==> flow/design.v <==
module alu #(
    parameter INST_W = 4,
    parameter INT_W  = 6,
    parameter FRAC_W = 10,
    parameter DATA_W = INT_W + FRAC_W
)(
    input                      i_clk,
    input                      i_rst_n,
    input                      i_in_valid,
    output                     o_busy,
    input         [INST_W-1:0] i_inst,
    input  signed [DATA_W-1:0] i_data_a,
    input  signed [DATA_W-1:0] i_data_b,
    output                     o_out_valid,
    output        [DATA_W-1:0] o_data
);
localparam IDLE = 3'b000;
localparam INPUT = 3'b001;
localparam COMPUTE = 3'b010;
localparam TEMP = 3'b011; 
localparam OUTPUT = 3'b100;
reg o_busy_in ;
reg out_valid_in;
reg signed [DATA_W-1:0] i_A, i_B, nxt_i_A, nxt_i_B;
reg [INST_W-1:0] inst, nxt_inst;
reg signed [DATA_W-1:0] out1, nxt_out1;
reg [2:0] state, nxt_state;
reg       busy, nxt_busy;
reg       valid, nxt_valid;
reg signed [DATA_W:0] add, sub;
reg signed [2*DATA_W-1 :0] mul, nxt_mul;
reg signed [22:0] mul_part, sat_mul;
reg signed [22:0] round_mul;
reg signed  [2*DATA_W - 1:0] left, part_left;
reg [DATA_W - 1:0] revermatch; 
reg signed [DATA_W+3:0] data_acc [0:DATA_W-1], nxt_data_acc [0:DATA_W-1];
reg signed [20:0] temp_data_acc;
wire [3:0] index ;
reg flag ;
reg signed [15:0] mul_temp;
reg signed [45:0] soft_mul;
reg signed [15:0] soft_test;
reg signed [15:0] soft_neg; 
reg [15:0] val16;
reg [7:0] val8;
reg [3:0] val4;
reg [4:0] result;
assign o_data = out1;
assign index  = i_A[3:0];  
assign o_busy = o_busy_in;
assign o_out_valid = out_valid_in;
always @(*) begin
    if (state == COMPUTE) begin
        flag = 1'b1;
    end
    else flag = 1'b0;
end
always @(*) begin
    case (state)
        IDLE:begin
            nxt_state = INPUT;
        end 
        INPUT:begin
            if (i_in_valid) begin
                nxt_state = COMPUTE;
            end
            else nxt_state = state;
        end
        COMPUTE:begin
            nxt_state = TEMP;
        end
        TEMP:begin
            nxt_state = OUTPUT;
        end
        OUTPUT:begin
            nxt_state = IDLE;
        end
        default: nxt_state = state;
    endcase
end
always @(*) begin
    case (state)
        INPUT:begin
        if (i_in_valid) begin
            nxt_i_A = i_data_a;
            nxt_i_B = i_data_b;
            nxt_inst = i_inst;
        end
        else begin
            nxt_i_A = i_A;
            nxt_i_B = i_B;
            nxt_inst = inst;
        end
        end 
        default: begin
            nxt_i_A = i_A;
            nxt_i_B = i_B;
            nxt_inst = inst;
        end
    endcase
end
always @(*) begin
    if (state == OUTPUT) begin
        out_valid_in = 1'b1;  
    end
    else out_valid_in = 1'b0;  
end
always @(*) begin
    if (state == INPUT) begin
        o_busy_in = 1'b0;
    end
    else o_busy_in = 1'b1;
end
integer i;
always @(*) begin
    for(i=0;i<DATA_W;i=i+1)begin
    nxt_data_acc[i] = data_acc[i];
    end
    add = 0; sub = 0; mul = 0; mul_part = 0; round_mul = 0; sat_mul = 0;
    temp_data_acc = 0; soft_mul = 0; soft_test = 0; soft_neg = 0;
    left = 0; part_left = 0; result = 0; val16 = 0; val8 = 0; val4 = 0;
    case (inst)
        0: begin
            add = i_A + i_B;
            nxt_out1 = (!add[DATA_W] && add[DATA_W - 1]) ? 16'b0111_1111_1111_1111 :
                      (add[DATA_W] && !add[DATA_W - 1]) ? 16'b1000_0000_0000_0000 : add[DATA_W-1:0];
        end
        1:begin
            sub = i_A - i_B;
            nxt_out1 = (!sub[DATA_W] && sub[DATA_W - 1]) ?  16'b0111_1111_1111_1111 : 
                      (sub[DATA_W] && !sub[DATA_W - 1]) ?  16'b1000_0000_0000_0000 : sub[DATA_W-1:0];
        end
        2:begin
            mul = i_A*i_B;  
            mul_part = mul[2*DATA_W-1:9]; 
            if(mul_part[0] == 1'b1)begin
                round_mul = mul_part + 1'b1;
            end
            else begin
                round_mul = mul_part ;
            end
            sat_mul = (!round_mul[22] && (round_mul[21:11]> 11'b000_0001_1111)) ? 23'b011_1111_1111_1111_1111_1111 :  
                      (round_mul[22]  && (round_mul[21:11]< 11'b111_1110_0000)) ? 23'b100_0000_0000_0000_0000_0000 : round_mul;
            if ((sat_mul == 23'b011_1111_1111_1111_1111_1111) || (sat_mul == 23'b100_0000_0000_0000_0000_0000)) begin
                nxt_out1 = sat_mul[22:7];
            end
            else nxt_out1 = sat_mul[16:1];
        end
        3:begin
            if (flag == 1'b1) begin
            temp_data_acc = data_acc[index] + i_B;
            nxt_data_acc[index] = temp_data_acc[19:0]; 
            end
            else nxt_data_acc[index] = data_acc[index];
            nxt_out1 = (!data_acc[index][DATA_W+3] && (data_acc[index][19:10]>10'b00_0001_1111))? 16'b0111_1111_1111_1111 :
                       (data_acc[index][DATA_W+3]  && (data_acc[index][19:10]<10'b11_1110_0000)) ? 16'b1000_0000_0000_0000 : data_acc[index][DATA_W-1:0];
        end
        4:begin  
            if(!i_A[DATA_W-1] &&  i_A[14:10]>=5'b00010) soft_mul = {6'b0,i_A,24'b0};  
            else if (!i_A[DATA_W-1] && i_A[15:10]>=5'b0) begin   
                    soft_mul = ((i_A<<<1'b1) + 16'b0000_1000_0000_0000)*(30'b000000_01010101010101_0101_010101);
            end
            else if (i_A[15:10] == 6'b111111) begin    
                soft_test = i_A + 16'b0000_1000_0000_0000;
                soft_mul = (soft_test)*(30'b000000_01010101010101_0101_010101);
            end
            else if (i_A[15:10] == 6'b111110) begin
                soft_neg = (i_A<<<1'b1) + 16'b0001_0100_0000_0000;
                soft_mul = soft_neg*(30'b000000_000111000111000111_000111);
            end
            else if (i_A[15:10] == 6'b111101) begin
                soft_neg = (i_A + 16'b0000_1100_0000_0000);
                soft_mul = soft_neg*(30'b000000_000111000111000111_000111);
            end
            else soft_mul = 46'b0;
            nxt_out1 = ((soft_mul != 46'b01_1111_1111_1111_1111_1111_1111_1111_1111_1111_1111_1111) || (soft_mul != 46'b10_0000_0000_0000_0000_0000_0000_0000_0000_0000_0000_0000)) && (soft_mul[23] == 1'b1)?
                      soft_mul[DATA_W+23:24] + 1'b1:
                      ((soft_mul != 46'b01_1111_1111_1111_1111_1111_1111_1111_1111_1111_1111_1111) || (soft_mul != 46'b10_0000_0000_0000_0000_0000_0000_0000_0000_0000_0000_0000)) && (soft_mul[23] == 1'b0)?
                      soft_mul[DATA_W+23:24]:soft_mul[39:24];
        end
        5:begin   
            nxt_out1 = i_A ^ i_B;
        end
        6:begin   
            nxt_out1 = i_A >>> i_B;
        end
        7:begin   
            left = {i_A,i_A};
            part_left = left << i_B;
            nxt_out1 = part_left[2*DATA_W-1:DATA_W];
        end
        8:begin   
            result[4] = (i_A[15:0] == 16'b0) ? 1 : 0;
            val16     = (result[4]) ? 16'b1111_1111_1111_1111 : i_A;
            result[3] = (val16[15:8] == 8'b0) ? 1 : 0;
            val8      = (result[3]) ? val16[7:0] : val16[15:8];
            result[2] = (val8[7:4] == 4'b0) ? 1 : 0;
            val4      = (result[2]) ? val8[3:0] : val8[7:4];
            result[1] = (val4[3:2] == 2'b0) ? 1 : 0;
            result[0] = (result[1]) ? ~val4[1] : ~val4[3];
            nxt_out1 = {11'b0,result};
        end
        9:begin   
            nxt_out1[0] = (i_A[3:0] == i_B[15:12])  ? 1'b1 : 1'b0;
            nxt_out1[1] = (i_A[4:1] == i_B[14:11])  ? 1'b1 : 1'b0;
            nxt_out1[2] = (i_A[5:2] == i_B[13:10])  ? 1'b1 : 1'b0;
            nxt_out1[3] = (i_A[6:3] == i_B[12:9])   ? 1'b1 : 1'b0;
            nxt_out1[4] = (i_A[7:4] == i_B[11:8])   ? 1'b1 : 1'b0;
            nxt_out1[5] = (i_A[8:5] == i_B[10:7])   ? 1'b1 : 1'b0;
            nxt_out1[6] = (i_A[9:6] == i_B[9:6])    ? 1'b1 : 1'b0;
            nxt_out1[7] = (i_A[10:7] == i_B[8:5])   ? 1'b1 : 1'b0;
            nxt_out1[8] = (i_A[11:8] == i_B[7:4])   ? 1'b1 : 1'b0;
            nxt_out1[9] = (i_A[12:9] == i_B[6:3])   ? 1'b1 : 1'b0;
            nxt_out1[10] = (i_A[13:10] == i_B[5:2]) ? 1'b1 : 1'b0;
            nxt_out1[11] = (i_A[14:11] == i_B[4:1]) ? 1'b1 : 1'b0;
            nxt_out1[12] = (i_A[15:12] == i_B[3:0]) ? 1'b1 : 1'b0;
            nxt_out1[15:13] = 3'b000;
            end
        default: begin 
            nxt_out1 = out1;
        end
    endcase
end
    always @(posedge i_clk or negedge i_rst_n) begin
        if (!i_rst_n) begin
            out1 <= 0;
            i_A <= 0;
            i_B <= 0;
            state <= 0;
            inst <= 0;
            for ( i=0 ;i<DATA_W ;i=i+1) begin
                data_acc[i] <= 0;
            end
        end
        else begin
            out1 <= nxt_out1;
            i_A <= nxt_i_A;
            i_B <= nxt_i_B;
            state <= nxt_state;
            inst <= nxt_inst;
            for ( i=0 ;i<DATA_W ;i=i+1) begin
                data_acc[i] <= nxt_data_acc[i];
            end
        end
    end
endmodule
Subject: tool reports on alu

Hi,

**Tool chain data of alu**

Each step is given for the RTL above and for the edited RTL.
"unedited" refers to lines of the RTL above, "edited" to lines of the edited file.
"difference": "edited" minus "unedited" as printed here.
Operators carry their Yosys type and port widths (W data, S select, Z words).
Not given: -

- Top: alu
- Clock input: i_clk
- Library: sky130hd
- Timing corner: tt_025C_1v80

**Diff**

The edit as a unified diff against the file above.
The edited RTL no longer does the same as the RTL above: the edit was made by script, with no optimisation intended.

```diff
@@ -222,16 +222,6 @@
     endcase
 end
-    always @(posedge i_clk or negedge i_rst_n) begin
-        if (!i_rst_n) begin
-            out1 <= 0;
-            i_A <= 0;
-            i_B <= 0;
-            state <= 0;
-            inst <= 0;
-            for ( i=0 ;i<DATA_W ;i=i+1) begin
-                data_acc[i] <= 0;
-            end
-        end
-        else begin
+    always @(posedge i_clk) begin
+        begin
             out1 <= nxt_out1;
             i_A <= nxt_i_A;
```

**Elaborated design**

Counts by Yosys on the flattened word-level netlist (proc, flatten, opt, wreduce). Print and check cells are left out. Cells with the same type and inputs are merged into one.

Storage and ports:

| what | unedited | edited | difference |
|---|---|---|---|
| bits in registers | 375 | 375 | 0 |
| input bits | 39 | 39 | 0 |
| elaborated cells | 288 | 288 | 0 |

Operators by class:

| what | unedited | edited | difference |
|---|---|---|---|
| add/sub/neg operators | 9 | 9 | 0 |
| $mul | 5 | 5 | 0 |
| magnitude comparators | 6 | 6 | 0 |
| equality and inequality tests | 49 | 49 | 0 |
| shifts and indexed selects | 2 | 2 | 0 |
| multiplexer cells | 111 | 111 | 0 |
| bitwise gates (word level) | 19 | 19 | 0 |
| reduce/logical cells | 65 | 65 | 0 |

Unchanged operator kinds not shown: 64.

**Depth**

Yosys ltp: most cells in a row. Word level: on the elaborated netlist, between registers, memories and ports. Mapped: between sequential cells and ports; inverters and the memories' decode and read muxes count.

Depth:

| what | unedited | edited | difference |
|---|---|---|---|
| depth in word-level cells | 13 | 13 | 0 |
| ABC_AREA | 0 | 0 | - |
| depth in mapped cells | 35 | 36 | +1 |
| mapped depth without buffers | 31 | 33 | +2 |

**After synthesis**

Yosys stat after the flow's synthesis: flattened, memories mapped to cells. It holds for the ABC_AREA given above (unset counts as 0); a run with the other value may have another netlist.

Cell types:

| cell type | unedited | edited | difference |
|---|---|---|---|
| sky130_fd_sc_hd__dfrtp_1 | 376 | 0 | -376 |
| sky130_fd_sc_hd__edfxtp_1 | 0 | 372 | +372 |
| sky130_fd_sc_hd__o21ai_0 | 453 | 144 | -309 |
| sky130_fd_sc_hd__nand2_1 | 557 | 257 | -300 |
| sky130_fd_sc_hd__clkbuf_1 | 217 | 117 | -100 |
| sky130_fd_sc_hd__nor2_1 | 350 | 311 | -39 |
| sky130_fd_sc_hd__nand3_1 | 67 | 104 | +37 |
| sky130_fd_sc_hd__a21oi_1 | 248 | 213 | -35 |
| sky130_fd_sc_hd__nand4_1 | 55 | 30 | -25 |
| sky130_fd_sc_hd__mux2i_1 | 54 | 30 | -24 |
| sky130_fd_sc_hd__o22a_1 | 20 | 0 | -20 |
| sky130_fd_sc_hd__a211o_1 | 6 | 25 | +19 |
| sky130_fd_sc_hd__or3_1 | 37 | 20 | -17 |
| sky130_fd_sc_hd__xor2_1 | 37 | 51 | +14 |
| sky130_fd_sc_hd__o21a_1 | 28 | 14 | -14 |
| sky130_fd_sc_hd__o211ai_1 | 45 | 32 | -13 |
| sky130_fd_sc_hd__xnor2_1 | 109 | 97 | -12 |
| sky130_fd_sc_hd__a31oi_1 | 32 | 44 | +12 |

Unchanged cell types not shown: 17.
Not every row of either side is listed.

Mapped netlist:

| what | unedited | edited | difference |
|---|---|---|---|
| mapped cells | 5388 | 4540 | -848 |
| cell area after synthesis (µm²) | 47888.4 | 45736.4 | -2152.0 |
| sequential part of the area (µm²) | 9435.3 | 11270.8 | +1835.5 |
| flip-flop cells | 377 | 377 | 0 |

**Worst setup path after synthesis**

Source: OpenSTA report_checks on the synthesized netlist (no wires, ideal clock, input and output delay 20% of the period each), path of least setup slack; recovery checks are left aside. Register names are those of the netlist, which keeps one name where synthesis merged equal registers.

Timing path post-synthesis:

| what | unedited | edited | difference |
|---|---|---|---|
| kind | flip-flop to flip-flop | flip-flop to flip-flop | - |
| start | reg i_A[15] | reg i_A[15] | - |
| end | reg out1[2] | reg out1[10] | - |
| period (ns) | 10.0 | 10.0 | 0.0 |
| library setup time (ns) | 0.132 | 0.270 | +0.138 |
| time at the first pin (ns) | 0.000 | 0.000 | 0.000 |
| arrival time (ns) | 8.421 | 8.686 | +0.265 |
| path slack (ns) | 1.448 | 1.044 | -0.404 |
| path delay (ns) | 8.553 | 8.956 | +0.403 |
| driving pins on the path | 30 | 34 | +4 |
| path buffers | 5 | 6 | +1 |
| period reached after synthesis (ns) | 8.552 | 8.956 | +0.404 |

"path delay" is the arrival time less input delay plus setup time.
"driving pins on the path": output pins that drive a net of the path, with the launching flip-flop's if there is one; two outputs of one cell count as two.
"period reached after synthesis" is the clock period less the worst setup slack; recovery checks do not enter. This is arithmetic on one report: input and output delays are still those of the set period (20% each).
The rows between start and end are the longest chain of elaborated cells between them; the timing report does not say that the signal goes this way. Where chains are equally long, one stands for them.
A line is the first line of the expression or statement that the cell stems from. Yosys adds cells for indexed reads and writes and turns some case tables into memories.

Between the ends, post-synthesis, unedited:
- Path through: sky130_fd_sc_hd__dfrtp_1 -> sky130_fd_sc_hd__clkbuf_1 -> sky130_fd_sc_hd__clkbuf_1 -> sky130_fd_sc_hd__buf_1 -> sky130_fd_sc_hd__buf_1 -> sky130_fd_sc_hd__nand2_1 -> sky130_fd_sc_hd__fa_1 -> sky130_fd_sc_hd__fa_1 -> sky130_fd_sc_hd__inv_1 -> sky130_fd_sc_hd__fa_1 -> sky130_fd_sc_hd__fa_1 -> sky130_fd_sc_hd__fa_1 -> sky130_fd_sc_hd__inv_1 -> sky130_fd_sc_hd__fa_1 -> sky130_fd_sc_hd__inv_1 -> sky130_fd_sc_hd__ha_1 -> sky130_fd_sc_hd__clkbuf_1 -> sky130_fd_sc_hd__nand3_1 -> sky130_fd_sc_hd__nand2b_1 -> sky130_fd_sc_hd__a21oi_1 -> sky130_fd_sc_hd__or4b_1 -> sky130_fd_sc_hd__o211ai_1 -> sky130_fd_sc_hd__nor4_1 -> sky130_fd_sc_hd__nand4_1 -> sky130_fd_sc_hd__o21a_1 -> sky130_fd_sc_hd__or4_4 -> sky130_fd_sc_hd__a32oi_2 -> sky130_fd_sc_hd__nor2b_4 -> sky130_fd_sc_hd__a221oi_2 -> sky130_fd_sc_hd__o31ai_1
- Length of the longest elaborated chain: 13
- Elaborated cells on any way between the ends: 65
- Classes of those cells: 7 x add/sub; 4 x mul; 3 x compare; 7 x eq/ne; 2 x shift; 22 x mux; 20 x reduce/logical

Ends and longest elaborated chain, post-synthesis, unedited:

| what | RTL line | RTL |
|---|---|---|
| from (decl) | 24 | `reg signed [DATA_W-1:0] i_A, i_B, nxt_i_A, nxt_i_B;` |
| from (assign) | 227 | `i_A <= 0;` |
| from (assign) | 237 | `i_A <= nxt_i_A;` |
| $add A16 B12 Y16 | 172 | `soft_neg = (i_A + 16'b0000_1100_0000_0000);` |
| $mul A16 B21 Y37 | 173 | `soft_mul = soft_neg*(30'b000000_000111000111000111_000111);` |
| $mux W37 | 171 | `else if (i_A[15:10] == 6'b111101) begin` |
| $mux W46 | 167 | `else if (i_A[15:10] == 6'b111110) begin` |
| $mux W46 | 163 | `else if (i_A[15:10] == 6'b111111) begin` |
| $mux W46 | 160 | `else if (!i_A[DATA_W-1] && i_A[15:10]>=5'b0) begin` |
| $mux W46 | 159 | `if(!i_A[DATA_W-1] &&  i_A[14:10]>=5'b00010) soft_mul = {6'b0,i_A,24'b0};` |
| $mux W46 | 122 | `case (inst)` |
| $ne A46 B45 Y1 | 176 | `nxt_out1 = ((soft_mul != 46'b01_1111_1111_1111_1111_1111_1111_1111_1111_1111_1111_1111) \|\| (soft_mul != 46'b10 ...` |
| $logic_or A1 B1 Y1 | 176 |  |
| $logic_and A1 B1 Y1 | 176 |  |
| $mux W16 | 176 |  |
| $pmux W1 S10 | 122 |  |
| to (assign) | 226 | `out1 <= 0;` |
| to (assign) | 236 | `out1 <= nxt_out1;` |
| to (decl) | 26 | `reg signed [DATA_W-1:0] out1, nxt_out1;` |

Between the ends, post-synthesis, edited:
- Path through: sky130_fd_sc_hd__edfxtp_1 -> sky130_fd_sc_hd__clkbuf_1 -> sky130_fd_sc_hd__clkbuf_1 -> sky130_fd_sc_hd__clkbuf_1 -> sky130_fd_sc_hd__buf_1 -> sky130_fd_sc_hd__nand2_1 -> sky130_fd_sc_hd__inv_1 -> sky130_fd_sc_hd__fa_1 -> sky130_fd_sc_hd__inv_1 -> sky130_fd_sc_hd__fa_1 -> sky130_fd_sc_hd__fa_1 -> sky130_fd_sc_hd__inv_1 -> sky130_fd_sc_hd__fa_1 -> sky130_fd_sc_hd__fa_1 -> sky130_fd_sc_hd__inv_1 -> sky130_fd_sc_hd__fa_1 -> sky130_fd_sc_hd__inv_1 -> sky130_fd_sc_hd__ha_1 -> sky130_fd_sc_hd__and3_1 -> sky130_fd_sc_hd__a2111oi_0 -> sky130_fd_sc_hd__nor2_1 -> sky130_fd_sc_hd__and3b_1 -> sky130_fd_sc_hd__buf_6 -> sky130_fd_sc_hd__or3_4 -> sky130_fd_sc_hd__a2111oi_4 -> sky130_fd_sc_hd__nor3_2 -> sky130_fd_sc_hd__nor4_4 -> sky130_fd_sc_hd__o211ai_1 -> sky130_fd_sc_hd__a2111o_1 -> sky130_fd_sc_hd__nor3_4 -> sky130_fd_sc_hd__nor2b_1 -> sky130_fd_sc_hd__buf_6 -> sky130_fd_sc_hd__a221oi_2 -> sky130_fd_sc_hd__a21oi_1
- Length of the longest elaborated chain: 13
- Elaborated cells on any way between the ends: 57
- Classes of those cells: 7 x add/sub; 4 x mul; 3 x compare; 7 x eq/ne; 2 x shift; 17 x mux; 17 x reduce/logical

Ends and longest elaborated chain, post-synthesis, edited:

| what | RTL line | RTL |
|---|---|---|
| from (decl) | 24 | `reg signed [DATA_W-1:0] i_A, i_B, nxt_i_A, nxt_i_B;` |
| from (assign) | 227 | `i_A <= nxt_i_A;` |
| $add A16 B12 Y16 | 172 | `soft_neg = (i_A + 16'b0000_1100_0000_0000);` |
| $mul A16 B21 Y37 | 173 | `soft_mul = soft_neg*(30'b000000_000111000111000111_000111);` |
| $mux W37 | 171 | `else if (i_A[15:10] == 6'b111101) begin` |
| $mux W46 | 167 | `else if (i_A[15:10] == 6'b111110) begin` |
| $mux W46 | 163 | `else if (i_A[15:10] == 6'b111111) begin` |
| $mux W46 | 160 | `else if (!i_A[DATA_W-1] && i_A[15:10]>=5'b0) begin` |
| $mux W46 | 159 | `if(!i_A[DATA_W-1] &&  i_A[14:10]>=5'b00010) soft_mul = {6'b0,i_A,24'b0};` |
| $mux W46 | 122 | `case (inst)` |
| $ne A46 B45 Y1 | 176 | `nxt_out1 = ((soft_mul != 46'b01_1111_1111_1111_1111_1111_1111_1111_1111_1111_1111_1111) \|\| (soft_mul != 46'b10 ...` |
| $logic_or A1 B1 Y1 | 176 |  |
| $logic_and A1 B1 Y1 | 176 |  |
| $mux W16 | 176 |  |
| $pmux W1 S10 | 122 |  |
| to (assign) | 226 | `out1 <= nxt_out1;` |
| to (decl) | 26 | `reg signed [DATA_W-1:0] out1, nxt_out1;` |

**Timing after layout**

From the final timing report of each run of set A: the path of least setup slack in the routed layout; clock arrival at registers is part of the times.

Timing path after layout:

| what | unedited | edited | difference |
|---|---|---|---|
| kind | flip-flop to flip-flop | flip-flop to flip-flop | - |
| start | reg i_A[11] | reg i_A[10] | - |
| end | reg out1[11] | reg out1[15] | - |
| period (ns) | 9.5 | 9.5 | 0.0 |
| library setup time (ns) | 0.16 | 0.31 | +0.15 |
| time at the first pin (ns) | 0.61 | 0.60 | -0.01 |
| arrival time (ns) | 9.45 | 9.40 | -0.05 |
| path slack (ns) | 0.49 | 0.38 | -0.11 |
| driving pins on the path | 32 | 29 | -3 |
| path buffers | 1 | 2 | +1 |

The rows between start and end are the longest chain of elaborated cells between them; the timing report does not say that the signal goes this way. Where chains are equally long, one stands for them.

Between the ends, after layout, unedited:
- Path through: sky130_fd_sc_hd__dfrtp_1 -> sky130_fd_sc_hd__buf_4 -> sky130_fd_sc_hd__ha_1 -> sky130_fd_sc_hd__inv_1 -> sky130_fd_sc_hd__nor3_1 -> sky130_fd_sc_hd__nand2_1 -> sky130_fd_sc_hd__clkinv_1 -> sky130_fd_sc_hd__ha_1 -> sky130_fd_sc_hd__inv_1 -> sky130_fd_sc_hd__fa_1 -> sky130_fd_sc_hd__inv_1 -> sky130_fd_sc_hd__fa_1 -> sky130_fd_sc_hd__inv_1 -> sky130_fd_sc_hd__fa_1 -> sky130_fd_sc_hd__fa_1 -> sky130_fd_sc_hd__fa_1 -> sky130_fd_sc_hd__inv_1 -> sky130_fd_sc_hd__ha_1 -> sky130_fd_sc_hd__a21oi_1 -> sky130_fd_sc_hd__nand2_1 -> sky130_fd_sc_hd__a211oi_1 -> sky130_fd_sc_hd__o41ai_2 -> sky130_fd_sc_hd__o21ai_0 -> sky130_fd_sc_hd__o311a_1 -> sky130_fd_sc_hd__a211oi_1 -> sky130_fd_sc_hd__a211oi_1 -> sky130_fd_sc_hd__nand4_1 -> sky130_fd_sc_hd__nand2b_1 -> sky130_fd_sc_hd__nor3_1 -> sky130_fd_sc_hd__xnor2_1 -> sky130_fd_sc_hd__a221oi_1 -> sky130_fd_sc_hd__a31oi_1
- Length of the longest elaborated chain: 13
- Elaborated cells on any way between the ends: 62
- Classes of those cells: 8 x add/sub; 5 x mul; 4 x compare; 8 x eq/ne; 2 x shift; 18 x mux; 1 x logic; 16 x reduce/logical

Ends and longest elaborated chain, after layout, unedited:

| what | RTL line | RTL |
|---|---|---|
| from (decl) | 24 | `reg signed [DATA_W-1:0] i_A, i_B, nxt_i_A, nxt_i_B;` |
| from (assign) | 227 | `i_A <= 0;` |
| from (assign) | 237 | `i_A <= nxt_i_A;` |
| $add A16 B12 Y16 | 172 | `soft_neg = (i_A + 16'b0000_1100_0000_0000);` |
| $mul A16 B21 Y37 | 173 | `soft_mul = soft_neg*(30'b000000_000111000111000111_000111);` |
| $mux W37 | 171 | `else if (i_A[15:10] == 6'b111101) begin` |
| $mux W46 | 167 | `else if (i_A[15:10] == 6'b111110) begin` |
| $mux W46 | 163 | `else if (i_A[15:10] == 6'b111111) begin` |
| $mux W46 | 160 | `else if (!i_A[DATA_W-1] && i_A[15:10]>=5'b0) begin` |
| $mux W46 | 159 | `if(!i_A[DATA_W-1] &&  i_A[14:10]>=5'b00010) soft_mul = {6'b0,i_A,24'b0};` |
| $mux W46 | 122 | `case (inst)` |
| $ne A46 B45 Y1 | 176 | `nxt_out1 = ((soft_mul != 46'b01_1111_1111_1111_1111_1111_1111_1111_1111_1111_1111_1111) \|\| (soft_mul != 46'b10 ...` |
| $logic_or A1 B1 Y1 | 176 |  |
| $logic_and A1 B1 Y1 | 176 |  |
| $mux W16 | 176 |  |
| $pmux W1 S10 | 122 |  |
| to (assign) | 226 | `out1 <= 0;` |
| to (assign) | 236 | `out1 <= nxt_out1;` |
| to (decl) | 26 | `reg signed [DATA_W-1:0] out1, nxt_out1;` |

Between the ends, after layout, edited:
- Path through: sky130_fd_sc_hd__edfxtp_1 -> sky130_fd_sc_hd__buf_4 -> sky130_fd_sc_hd__ha_1 -> sky130_fd_sc_hd__fa_1 -> sky130_fd_sc_hd__inv_1 -> sky130_fd_sc_hd__fa_1 -> sky130_fd_sc_hd__fa_1 -> sky130_fd_sc_hd__inv_1 -> sky130_fd_sc_hd__fa_1 -> sky130_fd_sc_hd__fa_1 -> sky130_fd_sc_hd__inv_1 -> sky130_fd_sc_hd__fa_1 -> sky130_fd_sc_hd__inv_1 -> sky130_fd_sc_hd__ha_1 -> sky130_fd_sc_hd__and3_1 -> sky130_fd_sc_hd__a2111oi_0 -> sky130_fd_sc_hd__nor2_1 -> sky130_fd_sc_hd__and3b_1 -> sky130_fd_sc_hd__or3_4 -> sky130_fd_sc_hd__a2111oi_4 -> sky130_fd_sc_hd__nor3_2 -> sky130_fd_sc_hd__nor4_4 -> sky130_fd_sc_hd__nand4_1 -> sky130_fd_sc_hd__o311ai_4 -> sky130_fd_sc_hd__nor2_1 -> sky130_fd_sc_hd__buf_4 -> sky130_fd_sc_hd__a221o_1 -> sky130_fd_sc_hd__o21ai_0 -> sky130_fd_sc_hd__o21ai_0

Ends and longest elaborated chain, after layout, edited:

| what | RTL line | RTL |
|---|---|---|
| from (decl) | 24 | `reg signed [DATA_W-1:0] i_A, i_B, nxt_i_A, nxt_i_B;` |
| from (assign) | 227 | `i_A <= nxt_i_A;` |
| to (assign) | 226 | `out1 <= nxt_out1;` |
| to (decl) | 26 | `reg signed [DATA_W-1:0] out1, nxt_out1;` |

edited: No chain of elaborated cells between the ends is given.

**Flow runs**

Both versions went through the flow (Yosys, OpenROAD) with the same settings in each pair. Constraints: input delay and output delay 20% of the set period each, output load 0.01 pF.

Flow settings, set A:
- period_ns: 9.5
- CAP_MARGIN: 20
- CORE_MARGIN: 2
- CORE_UTILIZATION: 40
- SLEW_MARGIN: 20

Results, set A:

| what | unedited | edited | difference |
|---|---|---|---|
| cell area after synthesis (µm²) | 47888.4 | 45736.4 | -2152.0 |
| overall die area (µm²) | 122504.0 | 117063.0 | -5441.0 |
| standard-cell area after layout (µm²) | 52270.1 | 50449.6 | -1820.5 |
| final design utilization (%) | 44.1 | 44.3 | +0.2 |
| worst setup slack after layout (ns) | 0.490 | 0.378 | -0.112 |
| summed negative setup slack (ns) | 0.000 | 0.000 | 0.000 |
| worst hold slack (ns) | 0.375 | 0.370 | -0.005 |
| achieved clock period (ns) | 9.010 | 9.122 | +0.112 |

Flow settings, set B:
- ABC_AREA: 1
- CELL_PAD_IN_SITES_DETAIL_PLACEMENT: 2
- CELL_PAD_IN_SITES_GLOBAL_PLACEMENT: 1
- CORE_MARGIN: 4
- CORE_UTILIZATION: 21
- CTS_CLUSTER_SIZE: 45
- GPL_ROUTABILITY_DRIVEN: 0
- HOLD_SLACK_MARGIN: 0.01
- MAX_ROUTING_LAYER: met5
- PLACE_DENSITY_LB_ADDON: 0.16
- SLEW_MARGIN: 30
- TNS_END_PERCENT: 30
- period_ns: 12.2
- CAP_MARGIN: 20

Results, set B:

| what | unedited | edited | difference |
|---|---|---|---|
| cell area after synthesis (µm²) | 54240.8 | 51544.4 | -2696.4 |
| overall die area (µm²) | 266483.0 | 253442.0 | -13041.0 |
| standard-cell area after layout (µm²) | 60675.7 | 57984.4 | -2691.3 |
| final design utilization (%) | 23.6 | 23.8 | +0.2 |
| worst setup slack after layout (ns) | 3.008 | 2.757 | -0.251 |
| summed negative setup slack (ns) | 0.000 | 0.000 | 0.000 |
| worst hold slack (ns) | 0.373 | 0.337 | -0.036 |
| achieved clock period (ns) | 9.192 | 9.443 | +0.251 |

By "achieved clock period" is meant the clock period of the run minus its worst setup slack. This is arithmetic on one report: input and output delays are still those of the set period (20% each).

Regards
